==> flow/design.v <==
`timescale 1ns / 1ps
module axi_tlp_decoder 
#(
parameter AXIDATAWIDTH = 8
)
(
input clk,
input reset,
input tvalid,
input [8*AXIDATAWIDTH-1:0] tdata,
output reg tready,
input [AXIDATAWIDTH-1:0] tstrb,
input [21:0] tuser,
input tlast,
output reg [7:0]  a4lm_addr,
output reg [31:0] a4lm_wr_data,
output reg a4lm_wr_cmd,
output reg a4lm_rd_cmd,
output reg [7:0] cfg_addr,
output reg [31:0] cfg_wr_data,
output reg cfg_rd_cmd,
output reg cfg_wr_cmd,
output reg fifo0_wr_cmd,
output reg [16*AXIDATAWIDTH+4-1:0] fifo0_wr_data,
input fifo0_empty_flag,
input fifo0_full_flag,
input fifo0_prog_full_flag,
output reg req_compl,
output reg [2:0] compl_code,
input tlp_enc_ready,
output reg [2:0]   tenc_tc,                         
output reg [1:0]   tenc_attr,                       
output reg [9:0]   tenc_len,                        
output reg [15:0]  tenc_rid,                        
output reg [7:0]   tenc_tag,                        
output reg [7:0]   tenc_be,                         
output reg [12:0]  tenc_addr,                       
input lnk_up,
input cfg_to_turnoff,
output reg cfg_to_turnoff_ok
);
localparam [3:0] idle = 4'b0000,
						discharge_tlp = 4'b1111,
						cfg_rd = 4'b0001,
						cfg_wr = 4'b0010,
						a4lm_rd = 4'b0011,
						a4lm_wr = 4'b0100,
						a4sm_wr0 = 4'b0101,
						a4sm_wr1 = 4'b1001,
						wait_state = 4'b1000,
						receiving = 4'b1100;
reg [3:0] state_reg;
reg  tlp_digest;
reg [16*AXIDATAWIDTH+4-1:0] buffer0;
localparam [2:0] reg_rd_compl = 3'b001,
						cfg_rd_compl = 3'b010,
						cfg_wr_compl = 3'b011,
						adc_mem_compl = 3'b100;
localparam ADC_MEM_RD32 = 9'b00_00000_01;
localparam ADC_MEM_WR32 = 9'b10_00000_01;	
localparam REG_RD32 = 9'b00_00000_10;
localparam REG_WR32 = 9'b10_00000_10;
localparam CFG_RD   = 9'b00_00100_00; 
localparam CFG_WR   = 9'b10_00100_00;
always@(posedge clk)
begin
if(reset)
	begin
		state_reg <= idle;
		tready <= 1'b0;
		a4lm_addr <= 0;
		a4lm_wr_data <= 0;
		a4lm_wr_cmd <= 1'b0;
		a4lm_rd_cmd <= 1'b0;
		cfg_addr <= 0;
		cfg_wr_data <= 0;
		cfg_rd_cmd <= 1'b0;
		cfg_wr_cmd <= 1'b0;
		fifo0_wr_cmd = 1'b0;
		fifo0_wr_data = 0;
		req_compl <= 1'b0;
		compl_code <= 0;
		tenc_tc <= 0;
		tenc_attr <= 0;
		tenc_len <= 0;
		tenc_rid <= 0;
		tenc_tag <= 0;
		tenc_be <= 0;
		tenc_addr <= 0;
		cfg_to_turnoff_ok <= 1'b0;
	end
else
	begin
		case(state_reg)
			idle:
				begin
					cfg_to_turnoff_ok <= 1'b0;
					buffer0 = 0;
					tenc_tc <= 0;
					tenc_attr <= 0;
					tenc_len <= 0;
					tenc_rid <= 0;
					tenc_tag <= 0;
					tenc_be <= 0;
					tenc_addr <= 0;
					a4lm_wr_data <= 0;
					a4lm_addr <= 0;
					a4lm_wr_cmd <= 0;
					a4lm_rd_cmd <= 0;
					cfg_addr <= 0;
					cfg_wr_data <= 0;
					cfg_rd_cmd <= 0;
					cfg_wr_cmd <= 0;
					fifo0_wr_cmd = 0;
					fifo0_wr_data = 0;
					req_compl <= 0;
					compl_code <= 0;
					tready <= 1'b0;
					if(cfg_to_turnoff)
						begin
							cfg_to_turnoff_ok <= 1'b1;
						end
					if(lnk_up & tlp_enc_ready & tvalid & ~tlast & (~(fifo0_empty_flag & fifo0_full_flag)) & (~fifo0_prog_full_flag) &(~cfg_to_turnoff))
						begin
							state_reg <= receiving;
							tready <= 1'b1;
						end 
				end
			receiving:
				begin
					if(tdata[14] == 0)
							begin
								tlp_digest <= tdata[15];
								case ({tdata[30:24],{tuser[6],tuser[4] | tuser[2]}})
										REG_RD32:
											begin
												state_reg <= a4lm_rd;
												tenc_tc     <= tdata[22:20]; 
												tenc_attr   <= tdata[13:12];
												tenc_len    <= tdata[9:0];
												tenc_rid    <= tdata[63:48];
												tenc_tag    <= tdata[47:40];
												tenc_be     <= tdata[39:32];
												req_compl <= 1'b1;
												compl_code <= reg_rd_compl;
											end
										REG_WR32:
											begin
												state_reg <= a4lm_wr;
											end
										ADC_MEM_RD32:
											begin
												tenc_tc     <= tdata[22:20]; 
												tenc_attr   <= tdata[13:12];
												tenc_len    <= tdata[9:0];
												tenc_rid    <= tdata[63:48];
												tenc_tag    <= tdata[47:40];
												tenc_be     <= tdata[39:32];
												req_compl <= 1'b1;
												compl_code <= adc_mem_compl;
												state_reg <= idle;
											end
										ADC_MEM_WR32:
											begin
												buffer0[9:0] = tdata[9:0];
												buffer0[15:10] = tuser[7:2];
												state_reg <= a4sm_wr0;
											end
										CFG_RD:
											begin
												tenc_tc     <= tdata[22:20]; 
												tenc_attr   <= tdata[13:12];
												tenc_len    <= tdata[9:0];
												tenc_rid    <= tdata[63:48];
												tenc_tag    <= tdata[47:40];
												tenc_be     <= tdata[39:32];
												req_compl <= 1'b1;
												state_reg <= cfg_rd;
												compl_code <= cfg_rd_compl;
											end
										CFG_WR:
											begin
												req_compl <= 1'b1;
												tenc_tc     <= tdata[22:20]; 
												tenc_attr   <= tdata[13:12];
												tenc_len    <= tdata[9:0];
												tenc_rid    <= tdata[63:48];
												tenc_tag    <= tdata[47:40];
												tenc_be     <= tdata[39:32];
												compl_code <= cfg_wr_compl;
												state_reg <= cfg_wr;
											end
										default:
											begin
												state_reg <= discharge_tlp;
											end
								endcase
							end
						else
							begin
								state_reg <= discharge_tlp;
							end
				end
			a4lm_rd:
				begin
					req_compl <= 1'b0;
					a4lm_addr <= tdata[9:2];
					tenc_addr <= tdata[14:2];
					a4lm_rd_cmd <= 1'b1;
					state_reg <= idle;
				end
			a4lm_wr:
				begin
					a4lm_addr <= tdata[9:2];
					a4lm_wr_data <= tdata[63:32];
					a4lm_wr_cmd <= 1'b1;
					if(tlp_digest)
						begin
							state_reg <= discharge_tlp;
						end
					else
						begin
							state_reg <= idle;
							tready <= 1'b0;
						end
				end
			a4sm_wr0:
				begin
					buffer0[45:16] = tdata[31:2];
					fifo0_wr_data = buffer0;
					fifo0_wr_cmd = 1'b1;
					buffer0[31:0] = tdata[63:32];
					buffer0[128] = 1;
					state_reg <= a4sm_wr1;
				end
			a4sm_wr1:
				begin
					fifo0_wr_cmd = 1'b0;
					if(tlast)
						begin
							if(buffer0[129])
								begin
									buffer0[127:96] = tdata[31:0];
									buffer0[131] = 1'b1;
									fifo0_wr_cmd = 1'b1;
									fifo0_wr_data = buffer0;
									tready <= 1'b0;
									state_reg <= idle;
								end
							else
								begin
									buffer0[63:32] = tdata[31:0];
									buffer0[129] = 1'b1;
									buffer0[131:130] = 2'b00;
									fifo0_wr_cmd = 1'b1;
									fifo0_wr_data = buffer0;
									tready <= 1'b0;
									state_reg <= idle;
								end
						end
					else
						begin
							if(buffer0[129])
								begin
									buffer0[127:96] = tdata[31:0];
									buffer0[131] = 1'b1;
									fifo0_wr_cmd = 1'b1;
									fifo0_wr_data = buffer0;
									buffer0[31:0] = tdata[63:32];
									buffer0[131:128] = 4'b0001;
								end
							else
								begin
									buffer0[95:32] = tdata[63:0];
									buffer0[130:129] =  2'b11;
								end
						end
				end
			cfg_rd:
				begin
					tenc_addr <= tdata[14:2];
					req_compl <= 1'b0;
					cfg_addr <= tdata[9:2];
					cfg_rd_cmd <= 1'b1;
					if(tlast)
						begin
							state_reg <= idle;
						end
					else
						begin
							state_reg <= discharge_tlp;
						end
				end
			cfg_wr:
				begin
					tenc_addr <= tdata[14:2];
					req_compl <= 1'b0;
					cfg_wr_cmd <= 1'b1;
					cfg_addr <= tdata[9:2];
					cfg_wr_data <= tdata[63:32];
					if(tlast)
						begin
							state_reg <= idle;
						end
					else
						begin
							state_reg <= discharge_tlp;
						end
				end
			discharge_tlp:
				begin
					a4lm_wr_cmd <= 1'b0;
					if(tlast)
						begin
							state_reg <= idle;
							tready <= 1'b0;
						end
				end
		endcase
	end
end
endmodule
`timescale 1ns / 1ps
module axi_tlp_encoder 
#(
parameter AXIWIDTH = 8    
)
(
input clk,
input reset,
input [7:0] cfg_bus_number,
input [4:0] cfg_device_number,
input [2:0] cfg_function_number,
input [31:0]cfg_rd_data,
input cfg_valid,
input               req_compl,
input [2:0] 			compl_code,
output reg          tlp_encoder_ready,
input [2:0]         tenc_tc,
input [1:0]         tenc_attr,
input [9:0]         tenc_len,
input [15:0]        tenc_rid,
input [7:0]         tenc_tag,
input [7:0]         tenc_be,
input [12:0]        tenc_addr,
input 						a4lm_valid,
input [31:0]				a4lm_data,
input [1:0] 				a4lm_err_code,
input 				fifo1_full_flag,
input 				fifo1_empty_flag,
output reg       	fifo1_rd_cmd,
input	[131:0]		fifo1_rd_data,
output reg 								tx_tvalid,
output reg [8*AXIWIDTH-1:0] tx_tdata,
input 									tx_tready,
output reg [AXIWIDTH-1:0] tx_tstrb,
output reg								 tx_tlast
);
localparam [2:0] idle = 3'b000,
						cfg_rd_state = 3'b001,
						cfg_wr_state = 3'b010,
						reg_rd_state = 3'b100,
						adc_mem_state0 = 3'b101,
						adc_mem_state1 = 3'b110,
						adc_mem_state2 = 3'b011,
						waiting = 3'b111;
localparam PIO_64_CPLD_FMT_TYPE = 7'b10_01010;
localparam PIO_64_CPL_FMT_TYPE  = 7'b00_01010;
localparam [2:0] reg_rd_compl = 3'b001,
						cfg_rd_compl = 3'b010,
						cfg_wr_compl = 3'b011,
						adc_mem_compl = 3'b100;
reg [2:0] state_reg;
reg err_reg;
reg [131:0] 	buffer;
reg [31:0]     buffer0;
reg [9:0]	 counter;
reg [15:0] 	requester_id;
reg [7:0]	tag_reg;
reg [11:0] 	byte_count_reg;
reg [1:0] compl_reg;
reg [6:0] lower_addr;
reg flag0;
reg flag1;
reg flag2;
reg flag3;
always @(*)
begin
	byte_count_reg = 12'd0;
	casex (tenc_be[7:0])
		8'b00001xx1: byte_count_reg = 4;
		8'b000001x1: byte_count_reg = 3;
		8'b00001x10: byte_count_reg = 3;
		8'b00000011: byte_count_reg = 2;
		8'b00000110: byte_count_reg = 2;
		8'b00001100: byte_count_reg = 2;
		8'b00000001: byte_count_reg = 1;
		8'b00000010: byte_count_reg = 1;
		8'b00000100: byte_count_reg = 1;
		8'b00001000: byte_count_reg = 1;
		8'b00000000: byte_count_reg = 1;
		8'b1xxxxxx1: byte_count_reg = (tenc_len << 2);
		8'b01xxxxx1: byte_count_reg = (tenc_len << 2)-1;
		8'b001xxxx1: byte_count_reg = (tenc_len << 2)-2;
		8'b0001xxx1: byte_count_reg = (tenc_len << 2)-3;
		8'b1xxxxx10: byte_count_reg = (tenc_len << 2)-1;
		8'b01xxxx10: byte_count_reg = (tenc_len << 2)-2;
		8'b001xxx10: byte_count_reg = (tenc_len << 2)-3;
		8'b0001xx10: byte_count_reg = (tenc_len << 2)-4;
		8'b1xxxx100: byte_count_reg = (tenc_len << 2)-2;
		8'b01xxx100: byte_count_reg = (tenc_len << 2)-3;
		8'b001xx100: byte_count_reg = (tenc_len << 2)-4;
		8'b0001x100: byte_count_reg = (tenc_len << 2)-5;
		8'b0001x100: byte_count_reg = (tenc_len << 2)-5;
		8'b1xxx1000: byte_count_reg = (tenc_len << 2)-3;
		8'b01xx1000: byte_count_reg = (tenc_len << 2)-4;
		8'b001x1000: byte_count_reg = (tenc_len << 2)-5;
		8'b00011000: byte_count_reg = (tenc_len << 2)-6;
	endcase
end
always@(posedge clk)
begin
if(reset)
	begin
		state_reg <= idle;
		tlp_encoder_ready <= 1'b0;
		fifo1_rd_cmd = 1'b0;
		tx_tvalid <= 1'b0;
		tx_tdata <= 0;
		tx_tstrb <= 0;
		tx_tlast <= 1'b0;
	end
else
	begin
		case(state_reg)
			idle:
				begin
					flag2 <= 0;
					buffer0 <= 0;
					flag3 <= 0;
					flag0 <= 0;
					flag1 <= 0;
					requester_id <= 0;
					tag_reg <= 0;
					compl_reg <= 0;
					counter = 0;
					err_reg <= 0;
					tlp_encoder_ready <= 1'b1;
					fifo1_rd_cmd = 0;
					tx_tvalid <= 0;
					tx_tdata <= 0;
					tx_tstrb <= 0;
					tx_tlast <= 0;
					err_reg <= 0;
					buffer <= 0;
					if(req_compl&~(fifo1_empty_flag  & fifo1_full_flag))
						begin
							tlp_encoder_ready <= 1'b0;
							case(compl_code)
									reg_rd_compl:
										begin
											tx_tdata[30:24] <= PIO_64_CPLD_FMT_TYPE;
											state_reg <= waiting;
											compl_reg <= 2'd1;
											tx_tdata[9:0] <= 10'b1;  
											tx_tdata[43:32] <= byte_count_reg;
											flag0 <= 1;
										end
									cfg_rd_compl:
										begin
											tx_tdata[30:24] <= PIO_64_CPLD_FMT_TYPE;
											state_reg <= waiting;
											compl_reg <= 2'd2;
											tx_tdata[9:0] <= 10'b1;  
											tx_tdata[43:32] <= 4;
											tx_tdata[47:45] <= 000;
											flag0 <= 1;
										end
									cfg_wr_compl:
										begin
											tx_tvalid <= 1'b1;
											tx_tdata[30:24] <= PIO_64_CPL_FMT_TYPE;
											state_reg <= cfg_wr_state;
											tx_tdata[9:0] <= 10'b1;  
											tx_tdata[47:45] <= 000;
											tx_tdata[43:32] <= 4;
										end
									adc_mem_compl:
										begin
											flag0 <= 1;
											compl_reg <= 2'd3;
											tx_tdata[30:24] <= PIO_64_CPLD_FMT_TYPE;
											state_reg <= waiting;
											tx_tdata[9:0] <= tenc_len; 
											counter = tenc_len;
											tx_tdata[43:32] <= byte_count_reg;
										end
							endcase
							requester_id <= tenc_rid;
							tag_reg <= tenc_tag;
							tx_tdata[63:48] <= {	cfg_bus_number,
														cfg_device_number,
														cfg_function_number  
														};
							tx_tdata[44] <= 1'b0; 
							tx_tdata[31] <= 0;
							tx_tdata[23] <= 1'b0;
							tx_tdata[22:20] <= tenc_tc;
							tx_tdata[19:14] <= 6'b0;
							tx_tdata[13:12] <= tenc_attr;
							tx_tdata[11:10] <= 2'b0;
							tx_tstrb   <= 8'hFF;
							flag1 <= 0;
						end
				end
			waiting:
				begin
					if(flag1 == 0)
						begin
							casex ({flag0, tenc_be[3:0]})
								5'b0_xxxx : lower_addr <= 7'h0;
								5'bx_0000 : lower_addr <= {tenc_addr[4:0], 2'b00};
								5'bx_xxx1 : lower_addr <= {tenc_addr[4:0], 2'b00};
								5'bx_xx10 : lower_addr <= {tenc_addr[4:0], 2'b01};
								5'bx_x100 : lower_addr <= {tenc_addr[4:0], 2'b10};
								5'bx_1000 : lower_addr <= {tenc_addr[4:0], 2'b11};
							endcase
							flag1 <= 1;
						end
					case(compl_reg)
						2'd1:  
							begin
								if(a4lm_valid)
									begin
										case(a4lm_err_code)
											2'b10:
												begin
													tx_tdata[30:24] <= PIO_64_CPL_FMT_TYPE;
													tx_tdata[47:45] <= 3'b100; 
													err_reg <= 1'b1;
												end
											2'b01:
												begin
													tx_tdata[30:24] <= PIO_64_CPL_FMT_TYPE;
													tx_tdata[47:45] <= 3'b001; 
													err_reg <= 1'b1;
												end
											2'b00:
												begin
													tx_tdata[47:45] <= 3'b000;
													buffer[31:0] <= a4lm_data;
												end
										endcase
										tx_tvalid <= 1;
										state_reg <= reg_rd_state;
									end
							end
						2'd2:  
							begin
								if(cfg_valid)
									begin
										buffer[31:0] <= cfg_rd_data;
										tx_tvalid <= 1'b1;
										state_reg <= cfg_rd_state;
									end
							end
						2'd3:  
							begin
								if(fifo1_empty_flag == 0)
									begin
										tx_tdata[47:45] <= 3'b000;
										state_reg <= adc_mem_state0;
										fifo1_rd_cmd <= 1'b1;
									end
							end
					endcase
				end
			reg_rd_state:
				begin
					if(tx_tready)
						begin
							if(err_reg)
								begin
									tx_tdata[63:32] <= 32'h0;
									tx_tstrb   <= 8'h0F;
								end
							else
								begin
									tx_tstrb   <= 8'hFF;
									tx_tdata[63:32] <= buffer[31:0];
								end
							tx_tdata[31:16] <= requester_id;
							tx_tdata[15:8] <= tag_reg;
							tx_tdata[7] <= 1'b0;
							tx_tdata[6:0] <= lower_addr;
							tx_tlast <= 1'b1;
							state_reg <= idle;
						end
				end
			cfg_rd_state:
				begin
					if(tx_tready)
						begin
							tx_tstrb <= 8'hFF;
							tx_tlast <= 1'b1;
							state_reg <= idle;
							tx_tdata[63:32] <= buffer[31:0];
							tx_tdata[31:16] <= requester_id;
							tx_tdata[15:8] <= tag_reg;
							tx_tdata[7] <= 1'b0;
							tx_tdata[6:0] <= 7'b0;
						end
				end
			cfg_wr_state:
				begin
					if(tx_tready)
						begin
							tx_tstrb <= 8'h0F;
							tx_tlast <= 1'b1;
							state_reg <= idle;
							tx_tdata[31:16] <= tenc_rid;
							tx_tdata[15:8] <= tenc_tag;
							tx_tdata[7] <= 1'b0;
							tx_tdata[6:0] <= 7'b0;
						end
				end
			adc_mem_state0:
				begin
					buffer <= fifo1_rd_data;
					state_reg <= adc_mem_state1;
					fifo1_rd_cmd <= 1'b0;
					tx_tvalid <= 1'b1;
				end
			adc_mem_state1:
				begin
					if(tx_tready)
						begin
							tx_tdata[31:16] <= requester_id;
							tx_tdata[15:8] <= tag_reg;
							tx_tdata[7] <= 1'b0;
							tx_tdata[6:0] <= lower_addr;
							tx_tdata[63:32] <= buffer[31:0];
							state_reg <= adc_mem_state2;
							counter = counter - 1'b1;
						end
				end
			adc_mem_state2:
				begin
					case(counter)
					10'd1:
						begin
							state_reg <= idle;
							tx_tlast <= 1'b1;
							tx_tdata[63:32] <= 0;
							if(~buffer[130])
								begin
									tx_tdata[31:0] <= buffer[63:32];
								end
							else
								begin
									tx_tdata[31:0] <= buffer0;
								end
							tx_tstrb <= 8'h0F;
						end
					10'd3:
						begin
							fifo1_rd_cmd <= 1'b0;
							counter = counter - 2;
							buffer0 <= buffer[127:96];
							tx_tdata <= buffer[95:32];
							tx_tstrb <= 8'hFF;
						end
					default:
						begin
							if(counter[1])
								begin
									fifo1_rd_cmd <= 1'b1;
									buffer0 <= buffer[127:96];
									tx_tdata <= buffer[95:32];
									counter = counter - 2;
								end
							else
								begin
									fifo1_rd_cmd <= 1'b0;
									tx_tdata[31:0] <= buffer0;
									tx_tdata[63:32] <= fifo1_rd_data[31:0];
									buffer = fifo1_rd_data;
									counter = counter - 2;
								end
						end
					endcase
				end
		endcase
	end
end
endmodule
`timescale 1ns / 1ps
module axi4_lite_master
				#(
					parameter ADDR_WIDTH = 8,
					parameter DATA_WIDTH = 32,
					parameter STRB_WIDTH = DATA_WIDTH/8
				)
				(
					input 								reset,
					input 								clk,
					output reg 							awvalid,
					input 								awready,
					output reg	[1:0]					awprot,
					output reg	[ADDR_WIDTH-1:0]	awaddr,
					output reg 							wrvalid,
					input 								wrready,
					output reg  [STRB_WIDTH-1:0]	wrstrb,
					output reg 	[DATA_WIDTH-1:0]	wrdata,
					output reg 							bready,
					input 								bvalid,
					input [1:0]							bresp,
					output reg 							arvalid,
					input 								arready,
					output reg [ADDR_WIDTH-1:0]	araddr,
					output reg [1:0]					arprot,
					input  [DATA_WIDTH-1:0]			rddata,
					output reg 							rdready,
					input 								rdvalid,
					input  [2:0]						rdresp,
					input 								userrdcmd, 
					input 								userwrcmd,
					input  [ADDR_WIDTH-1:0] 		userrdwraddr,
					input  [DATA_WIDTH-1:0] 		userwrdata,
					output reg	[DATA_WIDTH-1:0] 	userrddata,
					output reg 							data_valid,
					output reg [1:0] 					error
				);
localparam  idle   = 4'b0000,
				read1  = 4'b0001,
				read2  = 4'b0010,
				read3  = 4'b0011,
				write1 = 4'b0100, 
				write2 = 4'b0101,
				write3 = 4'b0110,
				okay = 2'b00,  
				exokay = 2'b01, 
				slverr = 2'b10, 
				decerr = 2'b11; 
reg [3:0] statereg;
always@(posedge clk)
begin
	if(reset)
		begin
			statereg <= idle;
			araddr <= 0;
			awaddr <= 0;
			userrddata <= 32'h0;
			bready <= 1'b0;
			awvalid <= 1'b0;
			awprot <= 2'b00;
			wrdata <= 0;
			wrstrb <= 0;
			wrvalid <= 1'b0;
			arvalid <= 1'b0;
			arprot <= 0;
			data_valid <= 1'b0;
			rdready <= 1'b0;
			error <= 0;
		end
	else
		begin
			case(statereg)
				idle:
					begin	
						araddr <= 0;
						awaddr <= 0;
						userrddata <=  32'h0;
						statereg <= idle;
						bready <= 1'b0;
						awvalid <= 1'b0;
						awprot <= 2'b00;
						wrdata <= 0;
						wrstrb <= 0;
						wrvalid <= 1'b0;
						bready <= 1'b0;
						arvalid <= 1'b0;
						arprot <= 0;
						data_valid <= 1'b0;
						rdready <= 1'b0;
						error <= 0;
						if(userrdcmd)
							begin
								araddr <= userrdwraddr;
								statereg <= read1;
								arvalid <= 1'b1;
							end
						else	
							begin
								if(userwrcmd)
									begin
										wrdata <= userwrdata;
										wrstrb <= 4'b1111;
										awvalid <= 1'b1;
										awaddr <= userrdwraddr;
										statereg <= write1;
									end
							end
					end
				read1:
					begin
						if(arready)
							begin
								arvalid <= 1'b0;
								araddr <= 1'b0;
								statereg <= read2;
							end
					end
				read2:
					begin
						if(rdvalid)
							begin
								rdready <= 1'b1;
								case (rdresp)
									okay:
										begin
											userrddata <= rddata;
											data_valid <= 1'b1;
										end
									exokay:
										begin
											userrddata <= rddata;
											data_valid <= 1'b1;
										end
									slverr:
										begin
											data_valid <= 1'b1;
											error <= 2'b10;
										end
									decerr:
										begin
											data_valid <= 1'b1;
											error <= 2'b11;
										end
								endcase 
								statereg <= idle;
							end
					end
				write1:
					begin
						if(awready)
							begin
								awvalid <= 1'b0;
								statereg <= write2;
								wrvalid <= 1'b1;
							end
					end
				write2:
					begin
						if(wrready)
							begin
								wrvalid <= 1'b0;
								statereg <= write3;
							end
					end
				write3:
					begin
						if(bvalid)
							begin
								case(bresp)
									okay:
										begin
											error <= 2'b00;
											data_valid <= 1'b1;
										end
									exokay:
										begin
											error <= 2'b00;
											data_valid <= 1'b1;
										end
									slverr:
										begin
											data_valid <= 1'b1;
											error <= 2'b10;
										end
									decerr:
										begin
											data_valid <= 1'b1;
											error <= 2'b11;
										end
								endcase
								statereg <= idle;
								bready <= 1'b1;
							end
					end
			endcase
		end
end
endmodule
`timescale 1ns / 1ps
module axi4_lite_slave
				#(
					parameter ADDR_WIDTH = 8,
					parameter ADDR_WIDTH_SLAVE = 5,
					parameter DATA_WIDTH = 32,
					parameter STRB_WIDTH = DATA_WIDTH/8,
					parameter AXI_SLAVE_ADDR = 3'b000
				)
				(
					input 									reset,
					input 									clk,
					input 									awvalid,
					output reg 								awready,
					input 		[1:0]						awprot,
					input 		[ADDR_WIDTH-1:0]		awaddr,
					input 									wrvalid,
					output reg 								wrready,
					input 		[STRB_WIDTH-1:0]		wrstrb,
					input  		[DATA_WIDTH-1:0]		wrdata,
					input 									bready,
					output reg 								bvalid,
					output reg [1:0]						bresp,
					input 									arvalid,
					output reg 								arready,
					input  		[ADDR_WIDTH-1:0]		araddr,
					input 		[1:0]						arprot,
					output reg [DATA_WIDTH-1:0]		rdata,
					input 									rready,
					output reg 								rvalid,
					output reg [2:0]						rresp,
					output reg 								rfwrcmd,
					output reg 								rfrdcmd,
					output reg [ADDR_WIDTH_SLAVE-1:0] rfrdaddr,
					output reg [ADDR_WIDTH_SLAVE-1:0] rfwraddr,
					output reg[(DATA_WIDTH)-1:0] 	rfwrdata,
					input 		[(DATA_WIDTH)-1:0] 	rfrddata,
					input 									rf_busy,
					output reg 								slave_need_rf,
					input										rf_data_valid
					);
localparam 		idle = 3'b000,
					write1 = 3'b001,
					write2 = 3'b010,
					read1 = 3'b100,
					read2 = 3'b101;
reg [2:0]statereg;
reg [DATA_WIDTH-1:0] datareg;
always@(posedge clk)
begin
	if(reset)
		begin
			statereg <= idle;
			bvalid <= 0;
			wrready <= 1'b0;
			arready <= 1'b0;
			rdata <= 0;
			rfrdaddr <= 1'b0;
			rfwraddr <= 1'b0;
			rvalid <= 1'b0;
			rresp <= 2'b00;
			awready <= 1'b0;
			bresp <= 2'b00;
			rfwrcmd <= 1'b0;
			rfrdcmd <= 0;
			rfwrdata <= 0;
			slave_need_rf <= 1'b0;
		end
	else
		begin
			case(statereg)
				idle:
					begin
						bvalid <= 0;
						wrready <= 1'b0;
						arready <= 1'b0;
						rdata <= 0;
						rfrdaddr <= 1'b0;
						rfwraddr <= 1'b0;
						rvalid <= 1'b0;
						rresp <= 2'b00;
						awready <= 1'b0;
						bresp <= 2'b00;
						rfwrcmd <= 1'b0;
						rfrdcmd <= 0;
						rfwrdata <= 0;
						statereg <= idle;  
						slave_need_rf <= 1'b0;
						if(awvalid)
							begin
								if(awaddr[7:5] == AXI_SLAVE_ADDR)
									begin
										statereg <= write1;
										rfwraddr <= awaddr[4:0];
										awready <= 1'b1;
										slave_need_rf <= 1'b1;
									end
							end 
						if(arvalid)
							begin
								if(araddr[7:5] == AXI_SLAVE_ADDR)
									begin
										statereg <= read1;
										rfrdaddr <= araddr[4:0];
										rfrdcmd <= 1'b1;
										arready <= 1'b1;
										slave_need_rf <= 1'b1;
									end
							end
					end
				read1:
					begin
						arready <= 1'b0;
						if(~rf_busy)
							begin
								rfrdcmd <= 1'b0;
								if(rf_data_valid)
									begin
										rdata <= rfrddata;
										rvalid <= 1'b1;
										rresp <= 2'b00;
										statereg <= read2;
										slave_need_rf <= 1'b0;
									end
							end
					end
				read2:
					begin
						if(rready)
							begin
								rvalid <= 1'b0;
								statereg <= idle;
							end
					end
				write1:
					begin
						awready <= 1'b0;
						if(wrvalid)
							begin
								wrready <= 1'b1;
								rfwrdata <= wrdata;
								statereg <= write2;
								if(~rf_busy)
									begin
										rfwrcmd <= 1'b1;
										bresp <= 2'b00;
										bvalid <= 1'b1;
									end
							end
					end
				write2:
					begin
						rfwrcmd <= 1'b0;
						wrready <= 1'b0;
						bvalid <= 1'b1;
						slave_need_rf <= 1'b0;
						if(bready)
							begin
								statereg <= idle;
								bvalid <= 1'b0;
							end
					end
		endcase
	end
end
endmodule
`timescale 1ns / 1ps
module register_file
					#(
						parameter   NMBROFDATABITS       =    32, 
										NMBROFADDRBITS   =    5  
					)
					(
						input 												reset,
						input													 clk,
						input 												rd_en,
						input 												wr_en,
						input	 		[NMBROFADDRBITS-1:0]				 wr_addr, 
						input 		[NMBROFADDRBITS-1:0]					 rd_addr,
						input 		[NMBROFDATABITS-1:0]			 	wr_data,
						output reg 	[NMBROFDATABITS-1:0]	 			rd_data,
						output reg 											rf_data_valid
					);	
reg [NMBROFDATABITS-1:0]   array_reg  [0:15]; 
reg statereg;
localparam idle = 1'b0,
				read = 1'b1;
always@(posedge clk)
begin
	if(reset)  
		begin
			statereg <= idle;
			rd_data <= 32'h0;
			rf_data_valid <= 1'b0;
			array_reg[0] <= 32'hFFFFFFFF;
			array_reg[1] <= 32'hFFFFFFFF;
			array_reg[2] <= 32'hFFFFFFFF;
			array_reg[3] <= 32'hFFFFFFFF;
			array_reg[4] <= 32'hFFFFFFFF; 
			array_reg[5] <= 32'hFFFFFFFF;
			array_reg[6] <= 32'hFFFFFFFF;
			array_reg[7] <= 32'hFFFFFFFF;
			array_reg[8] <= 32'hFFFFFFFF;
			array_reg[9] <= 32'hFFFFFFFF;
			array_reg[10] <= 32'hFFFFFFF;
			array_reg[11] <= 32'hFFFFFFF;
			array_reg[12] <= 32'hFFFFFFF;
			array_reg[13] <= 32'hFFFFFFF;
			array_reg[14] <= 32'hFFFFFFF;
			array_reg[15] <= 32'hFFFFFFF;
		end
	else
		begin
			case(statereg)
				idle:
					begin
						rd_data <= 32'h0;
						rf_data_valid <= 0;
						if(rd_en)
							begin
								rf_data_valid <= 1'b1;
								statereg <= read;
								if(rd_addr < 16)
									begin
										rd_data <= array_reg[rd_addr[3:0]];
									end
								else 
									begin
										rd_data <= 32'hFFFFFFFF;
									end
							end
						if(wr_en)
							begin
								if(wr_addr < 16)
									begin
										array_reg[wr_addr[3:0]] <= wr_data;
									end
							end
					end
				read:
					begin
						statereg <= idle;						
					end
			endcase
		end
end
endmodule
`timescale 1ns / 1ps
module pcie_pio_ctrl (
  input          clk,
  input          reset,
  input          tvalid,
  input  [63:0]  tdata,
  output         tready,
  input  [7:0]   tstrb,
  input  [21:0]  tuser,
  input          tlast,
  output [7:0]   cfg_addr,
  output [31:0]  cfg_wr_data,
  output         cfg_rd_cmd,
  output         cfg_wr_cmd,
  input  [31:0]  cfg_rd_data,
  input          cfg_valid,
  output         fifo0_wr_cmd,
  output [131:0] fifo0_wr_data,
  input          fifo0_empty_flag,
  input          fifo0_full_flag,
  input          fifo0_prog_full_flag,
  input          fifo1_full_flag,
  input          fifo1_empty_flag,
  output         fifo1_rd_cmd,
  input  [131:0] fifo1_rd_data,
  input  [7:0]   cfg_bus_number,
  input  [4:0]   cfg_device_number,
  input  [2:0]   cfg_function_number,
  input          lnk_up,
  input          cfg_to_turnoff,
  output         cfg_to_turnoff_ok,
  output         tx_tvalid,
  output [63:0]  tx_tdata,
  input          tx_tready,
  output [7:0]   tx_tstrb,
  output         tx_tlast
);
  wire [7:0]  a4lm_addr;
  wire [31:0] a4lm_wr_data;
  wire        a4lm_wr_cmd, a4lm_rd_cmd;
  wire        req_compl, tlp_enc_ready;
  wire [2:0]  compl_code;
  wire [2:0]  tenc_tc;
  wire [1:0]  tenc_attr;
  wire [9:0]  tenc_len;
  wire [15:0] tenc_rid;
  wire [7:0]  tenc_tag;
  wire [7:0]  tenc_be;
  wire [12:0] tenc_addr;
  wire [31:0] a4lm_data;
  wire        a4lm_valid;
  wire [1:0]  a4lm_err_code;
  wire        awvalid, awready, wrvalid, wrready, bready, bvalid;
  wire        arvalid, arready, rready, rvalid;
  wire [1:0]  awprot, arprot, bresp;
  wire [7:0]  awaddr, araddr;
  wire [3:0]  wrstrb;
  wire [31:0] wrdata, rdata;
  wire [2:0]  rresp;
  wire        rfwrcmd, rfrdcmd, rf_data_valid, slave_need_rf;
  wire [4:0]  rfrdaddr, rfwraddr;
  wire [31:0] rfwrdata, rfrddata;
  axi_tlp_decoder #(.AXIDATAWIDTH(8)) u_dec (
    .clk(clk), .reset(reset),
    .tvalid(tvalid), .tdata(tdata), .tready(tready), .tstrb(tstrb),
    .tuser(tuser), .tlast(tlast),
    .a4lm_addr(a4lm_addr), .a4lm_wr_data(a4lm_wr_data),
    .a4lm_wr_cmd(a4lm_wr_cmd), .a4lm_rd_cmd(a4lm_rd_cmd),
    .cfg_addr(cfg_addr), .cfg_wr_data(cfg_wr_data),
    .cfg_rd_cmd(cfg_rd_cmd), .cfg_wr_cmd(cfg_wr_cmd),
    .fifo0_wr_cmd(fifo0_wr_cmd), .fifo0_wr_data(fifo0_wr_data),
    .fifo0_empty_flag(fifo0_empty_flag), .fifo0_full_flag(fifo0_full_flag),
    .fifo0_prog_full_flag(fifo0_prog_full_flag),
    .req_compl(req_compl), .compl_code(compl_code), .tlp_enc_ready(tlp_enc_ready),
    .tenc_tc(tenc_tc), .tenc_attr(tenc_attr), .tenc_len(tenc_len),
    .tenc_rid(tenc_rid), .tenc_tag(tenc_tag), .tenc_be(tenc_be),
    .tenc_addr(tenc_addr),
    .lnk_up(lnk_up), .cfg_to_turnoff(cfg_to_turnoff),
    .cfg_to_turnoff_ok(cfg_to_turnoff_ok)
  );
  axi4_lite_master #(.ADDR_WIDTH(8), .DATA_WIDTH(32)) u_a4lm (
    .reset(reset), .clk(clk),
    .awvalid(awvalid), .awready(awready), .awprot(awprot), .awaddr(awaddr),
    .wrvalid(wrvalid), .wrready(wrready), .wrstrb(wrstrb), .wrdata(wrdata),
    .bready(bready), .bvalid(bvalid), .bresp(bresp),
    .arvalid(arvalid), .arready(arready), .araddr(araddr), .arprot(arprot),
    .rddata(rdata), .rdready(rready), .rdvalid(rvalid), .rdresp(rresp),
    .userrdcmd(a4lm_rd_cmd), .userwrcmd(a4lm_wr_cmd),
    .userrdwraddr(a4lm_addr), .userwrdata(a4lm_wr_data),
    .userrddata(a4lm_data), .data_valid(a4lm_valid), .error(a4lm_err_code)
  );
  axi4_lite_slave #(.ADDR_WIDTH(8), .ADDR_WIDTH_SLAVE(5), .DATA_WIDTH(32),
                    .AXI_SLAVE_ADDR(3'b000)) u_a4ls (
    .reset(reset), .clk(clk),
    .awvalid(awvalid), .awready(awready), .awprot(awprot), .awaddr(awaddr),
    .wrvalid(wrvalid), .wrready(wrready), .wrstrb(wrstrb), .wrdata(wrdata),
    .bready(bready), .bvalid(bvalid), .bresp(bresp),
    .arvalid(arvalid), .arready(arready), .araddr(araddr), .arprot(arprot),
    .rdata(rdata), .rready(rready), .rvalid(rvalid), .rresp(rresp),
    .rfwrcmd(rfwrcmd), .rfrdcmd(rfrdcmd), .rfrdaddr(rfrdaddr), .rfwraddr(rfwraddr),
    .rfwrdata(rfwrdata), .rfrddata(rfrddata), .rf_busy(1'b0),
    .slave_need_rf(slave_need_rf), .rf_data_valid(rf_data_valid)
  );
  register_file #(.NMBROFDATABITS(32), .NMBROFADDRBITS(5)) u_rf (
    .reset(reset), .clk(clk),
    .rd_en(rfrdcmd), .wr_en(rfwrcmd),
    .wr_addr(rfwraddr), .rd_addr(rfrdaddr),
    .wr_data(rfwrdata), .rd_data(rfrddata), .rf_data_valid(rf_data_valid)
  );
  axi_tlp_encoder #(.AXIWIDTH(8)) u_enc (
    .clk(clk), .reset(reset),
    .cfg_bus_number(cfg_bus_number), .cfg_device_number(cfg_device_number),
    .cfg_function_number(cfg_function_number),
    .cfg_rd_data(cfg_rd_data), .cfg_valid(cfg_valid),
    .req_compl(req_compl), .compl_code(compl_code), .tlp_encoder_ready(tlp_enc_ready),
    .tenc_tc(tenc_tc), .tenc_attr(tenc_attr), .tenc_len(tenc_len),
    .tenc_rid(tenc_rid), .tenc_tag(tenc_tag), .tenc_be(tenc_be),
    .tenc_addr(tenc_addr),
    .a4lm_valid(a4lm_valid), .a4lm_data(a4lm_data), .a4lm_err_code(a4lm_err_code),
    .fifo1_full_flag(fifo1_full_flag), .fifo1_empty_flag(fifo1_empty_flag),
    .fifo1_rd_cmd(fifo1_rd_cmd), .fifo1_rd_data(fifo1_rd_data),
    .tx_tvalid(tx_tvalid), .tx_tdata(tx_tdata), .tx_tready(tx_tready),
    .tx_tstrb(tx_tstrb), .tx_tlast(tx_tlast)
  );
endmodule
=== From RTL to reports: pcie_pio_ctrl ===
What the tools print for pcie_pio_ctrl, step after step.
Line numbers count from 1 in the design file above.
Operators carry their Yosys type and port widths (W data, S select, Z words).
Library cell names are shortened.
Not given: n/a

* Top: pcie_pio_ctrl
* Clock port: clk
* Standard-cell library: sky130hd
* Corner: tt_025C_1v80

=== Word-level counts ===
Source: Yosys, flattened and elaborated, memories not mapped. Widths are those after wreduce. Print and check cells do not count.
Yosys's memory passes give these memory sizes; they may raise the number of words (mostly to a power of two), join words into wider ones and drop unused or constant bits.

* Word-level cells: 724
* Memory cells: 1
* Bits of input ports: 287
* Bits in writable memories: 512
* Register bits after elaboration: 913

{| class="wikitable"
|+ Memory list
! name !! depth !! bits a word !! RTL line !! RTL
|-
| u_rf.array_reg || 16 || 32 || 1078 || <nowiki>reg [NMBROFDATABITS-1:0]   array_reg  [0:15];</nowiki>
|}

* Equality and inequality tests: 131
* Mux-type cells: 334
* Bitwise operators: 22
* Reduce/logical cells: 135
* Magnitude comparators: 2
* Add/sub/neg operators: 8

{| class="wikitable"
|+ Operators by type and width
! cell !! count
|-
| $mux W32 || 25
|-
| $pmux W32 S2 || 9
|-
| $pmux W132 S3 || 1
|-
| $mux W132 || 3
|-
| $pmux W99 S3 || 1
|-
| $mux W131 || 2
|-
| $pmux W82 S2 || 1
|-
| $pmux W12 S11 || 1
|-
| $pmux W32 S4 || 1
|-
| $pmux W16 S4 || 2
|-
| $mux W16 || 8
|-
| $mux W8 || 13
|-
| $pmux W8 S2 || 6
|-
| $mux W3 || 31
|-
| $mux W7 || 13
|-
| $mux W4 || 21
|-
| $mux W10 || 7
|-
| $mux W1 || 67
|-
| $mux W64 || 1
|-
| $pmux W16 S2 || 2
|-
| $mux W12 || 5
|-
| $reduce_and A3 Y1 || 19
|-
| $pmux W7 S4 || 2
|-
| $pmux W7 S2 || 4
|-
| $mux W2 || 25
|-
| $pmux W16 S3 || 1
|-
| $pmux W12 S4 || 1
|-
| $pmux W12 S2 || 2
|}

Other operator kinds: 95; their cells: 358.

=== Depth ===
Longest topological path by Yosys (ltp), each cell counted once; first at word level (registers and memories cut), then after technology mapping (sequential cells cut; the memories' decode and read muxes count).

* Word-level depth: 8
* ABC_AREA: 0
* Depth in mapped cells: 11

=== Mapped cells and area ===
Yosys stat after the flow's synthesis: flattened, memories mapped to cells. It holds for the ABC_AREA given above (unset counts as 0); a run with the other value may have another netlist.

* Standard cells after synthesis: 5051
* Flip-flop cells: 1432
* Sequential area: 37175.7 um2
* Synthesis area: 60292.8 um2
* Buffer cells: 465

{| class="wikitable"
|+ Cells by type
! cell type !! count !! total area (um2)
|-
| edfxtp_1 || 850 || 2.55E+04
|-
| dfxtp_1 || 582 || 1.17E+04
|-
| mux4_2 || 160 || 3.6E+03
|-
| nor2_1 || 485 || 1.82E+03
|-
| a22oi_1 || 241 || 1.81E+03
|-
| or2_2 || 265 || 1657.84
|-
| and2_1 || 249 || 1.56E+03
|-
| clkbuf_1 || 411 || 1542.73
|-
| nand2_1 || 339 || 1272.47
|-
| a21oi_1 || 205 || 1.03E+03
|-
| a22o_1 || 108 || 945.907
|-
| or3_1 || 118 || 738.208
|-
| a221oi_1 || 84 || 735.706
|-
| nand2b_1 || 115 || 719.44
|-
| nand3_1 || 111 || 555.533
|-
| o21ai_0 || 110 || 550.528
|-
| nor3_1 || 107 || 535.514
|-
| mux2i_1 || 43 || 430.413
|}

Other cell types: 66; their cells: 468.
The figures by module come from a second, unflattened synthesis with its own total; it is not the netlist above.

* Cells (unflattened synthesis): 5136
* Area (unflattened synthesis): 61139.9 um2

Rows give one instance, submodules left out.

{| class="wikitable"
|+ By module
! module !! cells !! instances !! seq. area (um2) !! area (um2)
|-
| register_file || 1595 || 1 || 16055.4 || 24129.4
|-
| axi_tlp_decoder (AXIDATAWIDTH=8) || 1481 || 1 || 9839.4 || 15964.1
|-
| axi_tlp_encoder (AXIWIDTH=8) || 1302 || 1 || 7777.5 || 14188.6
|-
| axi4_lite_master || 390 || 1 || 1901.8 || 3582.2
|-
| axi4_lite_slave || 367 || 1 || 1741.7 || 3271.9
|-
| pcie_pio_ctrl || 1 || 1 || 0.0 || 3.8
|}

=== Timing after synthesis ===
Path of least setup slack by OpenSTA after synthesis, without wires, with an ideal clock, recovery checks aside; 20% of the period is set as input and as output delay. Where synthesis merged equal registers, the netlist keeps one of their names.

* Path kind: input to register
* Start point: in reset
* End point: reg u_enc.buffer[100]
* Stages: 4
* Path delay: 10634 ps
* Clock period: 10000 ps
* Time at the first pin: 2000 ps
* Path buffers: 3
* Data required time: 9209 ps
* Path slack: -2634 ps
* Library setup time: 791 ps
* Arrival time: 11843 ps
* Period reached after synthesis: 12634 ps

"path delay" = arrival - input delay + setup time.
"stages" counts driving pins, that of a launching flip-flop among them; a cell with two outputs on the path counts twice.
"period reached after synthesis" is the clock period less the worst setup slack; recovery checks do not enter. This is arithmetic on one report: input and output delays are still those of the set period (20% each).
The rows between start and end are the longest chain of elaborated cells between them; the timing report does not say that the signal goes this way. Where chains are equally long, one stands for them.
A line is the first line of the expression or statement that the cell stems from. Yosys adds cells for indexed reads and writes and turns some case tables into memories.
At most two assigning lines are given for a register; there are more.

* Cells stage by stage: clkbuf_1 -> clkbuf_1 -> clkbuf_1 -> nor4_1
* Length of the longest elaborated chain: 2
* Elaborated cells between the ends (all ways): 2
* Source lines of those cells: 0

{| class="wikitable"
|+ Ends and longest elaborated chain, post-synthesis
! element !! RTL line !! RTL
|-
| from (decl) || 1145 || <nowiki>input          reset,</nowiki>
|-
| $not A1 Y1 || n/a ||
|-
| $reduce_and A4 Y1 || n/a ||
|-
| to (assign) || 629 || <nowiki>buffer <= fifo1_rd_data;</nowiki>
|-
| to (assign) || 687 || <nowiki>buffer = fifo1_rd_data;</nowiki>
|-
| to (decl) || 375 || <nowiki>reg [131:0] buffer;</nowiki>
|}

=== Timing after layout ===
From the final timing report of job 1: the path of least setup slack in the routed layout; clock arrival at registers is part of the times.
The path's times are printed in steps of 10 ps; the period is the one set.

* Path kind: register to register
* Start point: reg u_enc.state_reg
* End point: reg u_enc.tx_tdata[6]
* Data required time: 5070 ps
* Path slack: 1230 ps
* Clock period: 4380 ps
* Library setup time: 100 ps
* Arrival time: 3830 ps
* Path buffers: 0
* Stages: 7
* Time at the first pin: 790 ps

An end named without its bit number is one bit of that signal or, where synthesis recoded a state register, one of its new flip-flops.
The rows between start and end are the longest chain of elaborated cells between them; the timing report does not say that the signal goes this way. Where chains are equally long, one stands for them.
At most two assigning lines are given for a register; there are more.

* Cells stage by stage: dfxtp_2 -> clkinv_1 -> nand2_1 -> o21ai_0 -> a21oi_1 -> o221ai_1 -> and3_1
* Length of the longest elaborated chain: 4
* Elaborated cells between the ends (all ways): 13
* Source lines of those cells: 1

{| class="wikitable"
|+ Ends and longest elaborated chain, after layout
! element !! RTL line !! RTL
|-
| from (decl) || 373 || <nowiki>reg [2:0] state_reg;</nowiki>
|-
| from (assign) || 425 || <nowiki>state_reg <= idle;</nowiki>
|-
| from (assign) || 463 || <nowiki>state_reg <= waiting;</nowiki>
|-
| $eq A3 B3 Y1 || 435 || <nowiki>case(state_reg)</nowiki>
|-
| $reduce_or A2 Y1 || n/a ||
|-
| $ne A2 B1 Y1 || n/a ||
|-
| $reduce_and A3 Y1 || n/a ||
|-
| to (assign) || 494 || <nowiki>tx_tdata[9:0] <= tenc_len;</nowiki>
|-
| to (assign) || 595 || <nowiki>tx_tdata[6:0] <= lower_addr;</nowiki>
|-
| to (decl) || 354 || <nowiki>output reg [8*AXIWIDTH-1:0] tx_tdata,</nowiki>
|}

Settings and measured results of 3 stored flow runs for module pcie_pio_ctrl (sky130hd), not sorted in any way. The constraints put input and output delay at 20% of the set period each and load the outputs with 0.01 pF.
"achieved clock period" = clock period - worst setup slack. The figure is calculated, with input and output delays left at 20% of the set period.
"worst setup path time" = time allowed to the worst setup path (clock period - input delay - output delay, where it has them) - its slack; a late launch clock adds to it, a late capture clock takes from it.
"power" is the tool's figure for a default switching activity; nothing was simulated.
"worst setup path time" is given in steps of 10 ps.

Job 1
==> flow/run.sh <==
#!/bin/bash
# the make line also repeats the synthesis and layout settings of config.mk as NAME=value (left out here)
make -C /OpenROAD-flow-scripts/flow DESIGN_CONFIG=/design/flow/config.mk WORK_HOME=/design/flow/orfs CLKGATE_MAP_FILE= finish
==> flow/config.mk <==
export PLATFORM = sky130hd
export DESIGN_NAME = pcie_pio_ctrl
export DESIGN_NICKNAME = pcie_pio_ctrl
export VERILOG_FILES = /design/flow/design.v
export SDC_FILE = /design/flow/constraint.sdc
export NUM_CORES = 4
export LEC_CHECK = 0
export CAP_MARGIN = 20
export CORE_MARGIN = 2
export CORE_UTILIZATION = 40
export CTS_CLUSTER_SIZE = 35
export SLEW_MARGIN = 20
==> flow/constraint.sdc <==
create_clock -name core_clock -period 4.38 [get_ports {clk}]
set_input_delay 0.8760 -clock core_clock [delete_from_list [all_inputs] [get_ports {clk}]]
set_output_delay 0.8760 -clock core_clock [all_outputs]
set_load 0.01 [all_outputs]

==> results of job 1 <==
chip area after synthesis (Yosys): 60292.8 um2
die area: 153852.0 um2
standard-cell area of the final layout: 72563.3 um2
utilization: 0.484
worst setup slack after layout: 1234 ps
total negative slack: 0 ps
worst hold slack: 451 ps
power: 0.028029 W
achieved clock period: 3146 ps
worst setup path time: 3150 ps
worst setup path kind: register to register

Job 2
==> flow/run.sh <==
#!/bin/bash
# the make line also repeats the synthesis and layout settings of config.mk as NAME=value (left out here)
make -C /OpenROAD-flow-scripts/flow DESIGN_CONFIG=/design/flow/config.mk WORK_HOME=/design/flow/orfs CLKGATE_MAP_FILE= finish
==> flow/config.mk <==
export PLATFORM = sky130hd
export DESIGN_NAME = pcie_pio_ctrl
export DESIGN_NICKNAME = pcie_pio_ctrl
export VERILOG_FILES = /design/flow/design.v
export SDC_FILE = /design/flow/constraint.sdc
export NUM_CORES = 4
export LEC_CHECK = 0
export ABC_AREA = 1
export CAP_MARGIN = 30
export CELL_PAD_IN_SITES_DETAIL_PLACEMENT = 0
export CORE_ASPECT_RATIO = 0.5
export CORE_MARGIN = 9
export CORE_UTILIZATION = 36
export CTS_CLUSTER_SIZE = 49
export GPL_ROUTABILITY_DRIVEN = 0
export GPL_TIMING_DRIVEN = 1
export PLACE_DENSITY_LB_ADDON = 0.27
export SETUP_SLACK_MARGIN = 0.38
export SLEW_MARGIN = 25
export TNS_END_PERCENT = 10
==> flow/constraint.sdc <==
create_clock -name core_clock -period 5.67 [get_ports {clk}]
set_input_delay 1.1340 -clock core_clock [delete_from_list [all_inputs] [get_ports {clk}]]
set_output_delay 1.1340 -clock core_clock [all_outputs]
set_load 0.01 [all_outputs]

==> results of job 2 <==
chip area after synthesis (Yosys): 62158.4 um2
die area: 188851.0 um2
standard-cell area of the final layout: 74191.2 um2
utilization: 0.434
worst setup slack after layout: 1966 ps
total negative slack: 0 ps
worst hold slack: 460 ps
power: 0.021628 W
achieved clock period: 3704 ps
worst setup path time: 3700 ps
worst setup path kind: register to register

Job 3
==> flow/run.sh <==
#!/bin/bash
# the make line also repeats the synthesis and layout settings of config.mk as NAME=value (left out here)
make -C /OpenROAD-flow-scripts/flow DESIGN_CONFIG=/design/flow/config.mk WORK_HOME=/design/flow/orfs CLKGATE_MAP_FILE= finish
==> flow/config.mk <==
export PLATFORM = sky130hd
export DESIGN_NAME = pcie_pio_ctrl
export DESIGN_NICKNAME = pcie_pio_ctrl
export VERILOG_FILES = /design/flow/design.v
export SDC_FILE = /design/flow/constraint.sdc
export NUM_CORES = 4
export LEC_CHECK = 0
export ABC_AREA = 0
export CAP_MARGIN = 20
export CELL_PAD_IN_SITES_DETAIL_PLACEMENT = 2
export CORE_ASPECT_RATIO = 1.67
export CORE_MARGIN = 9
export CORE_UTILIZATION = 36
export GPL_TIMING_DRIVEN = 0
export PLACE_DENSITY_LB_ADDON = 0.02
export SLEW_MARGIN = 20
export TNS_END_PERCENT = 90
==> flow/constraint.sdc <==
create_clock -name core_clock -period 8.77 [get_ports {clk}]
set_input_delay 1.7540 -clock core_clock [delete_from_list [all_inputs] [get_ports {clk}]]
set_output_delay 1.7540 -clock core_clock [all_outputs]
set_load 0.01 [all_outputs]

==> results of job 3 <==
chip area after synthesis (Yosys): 60292.8 um2
die area: 183021.0 um2
standard-cell area of the final layout: 73658.1 um2
utilization: 0.443
worst setup slack after layout: 3299 ps
total negative slack: 0 ps
worst hold slack: 464 ps
power: 0.014286 W
achieved clock period: 5471 ps
worst setup path time: 3720 ps
worst setup path kind: input to register
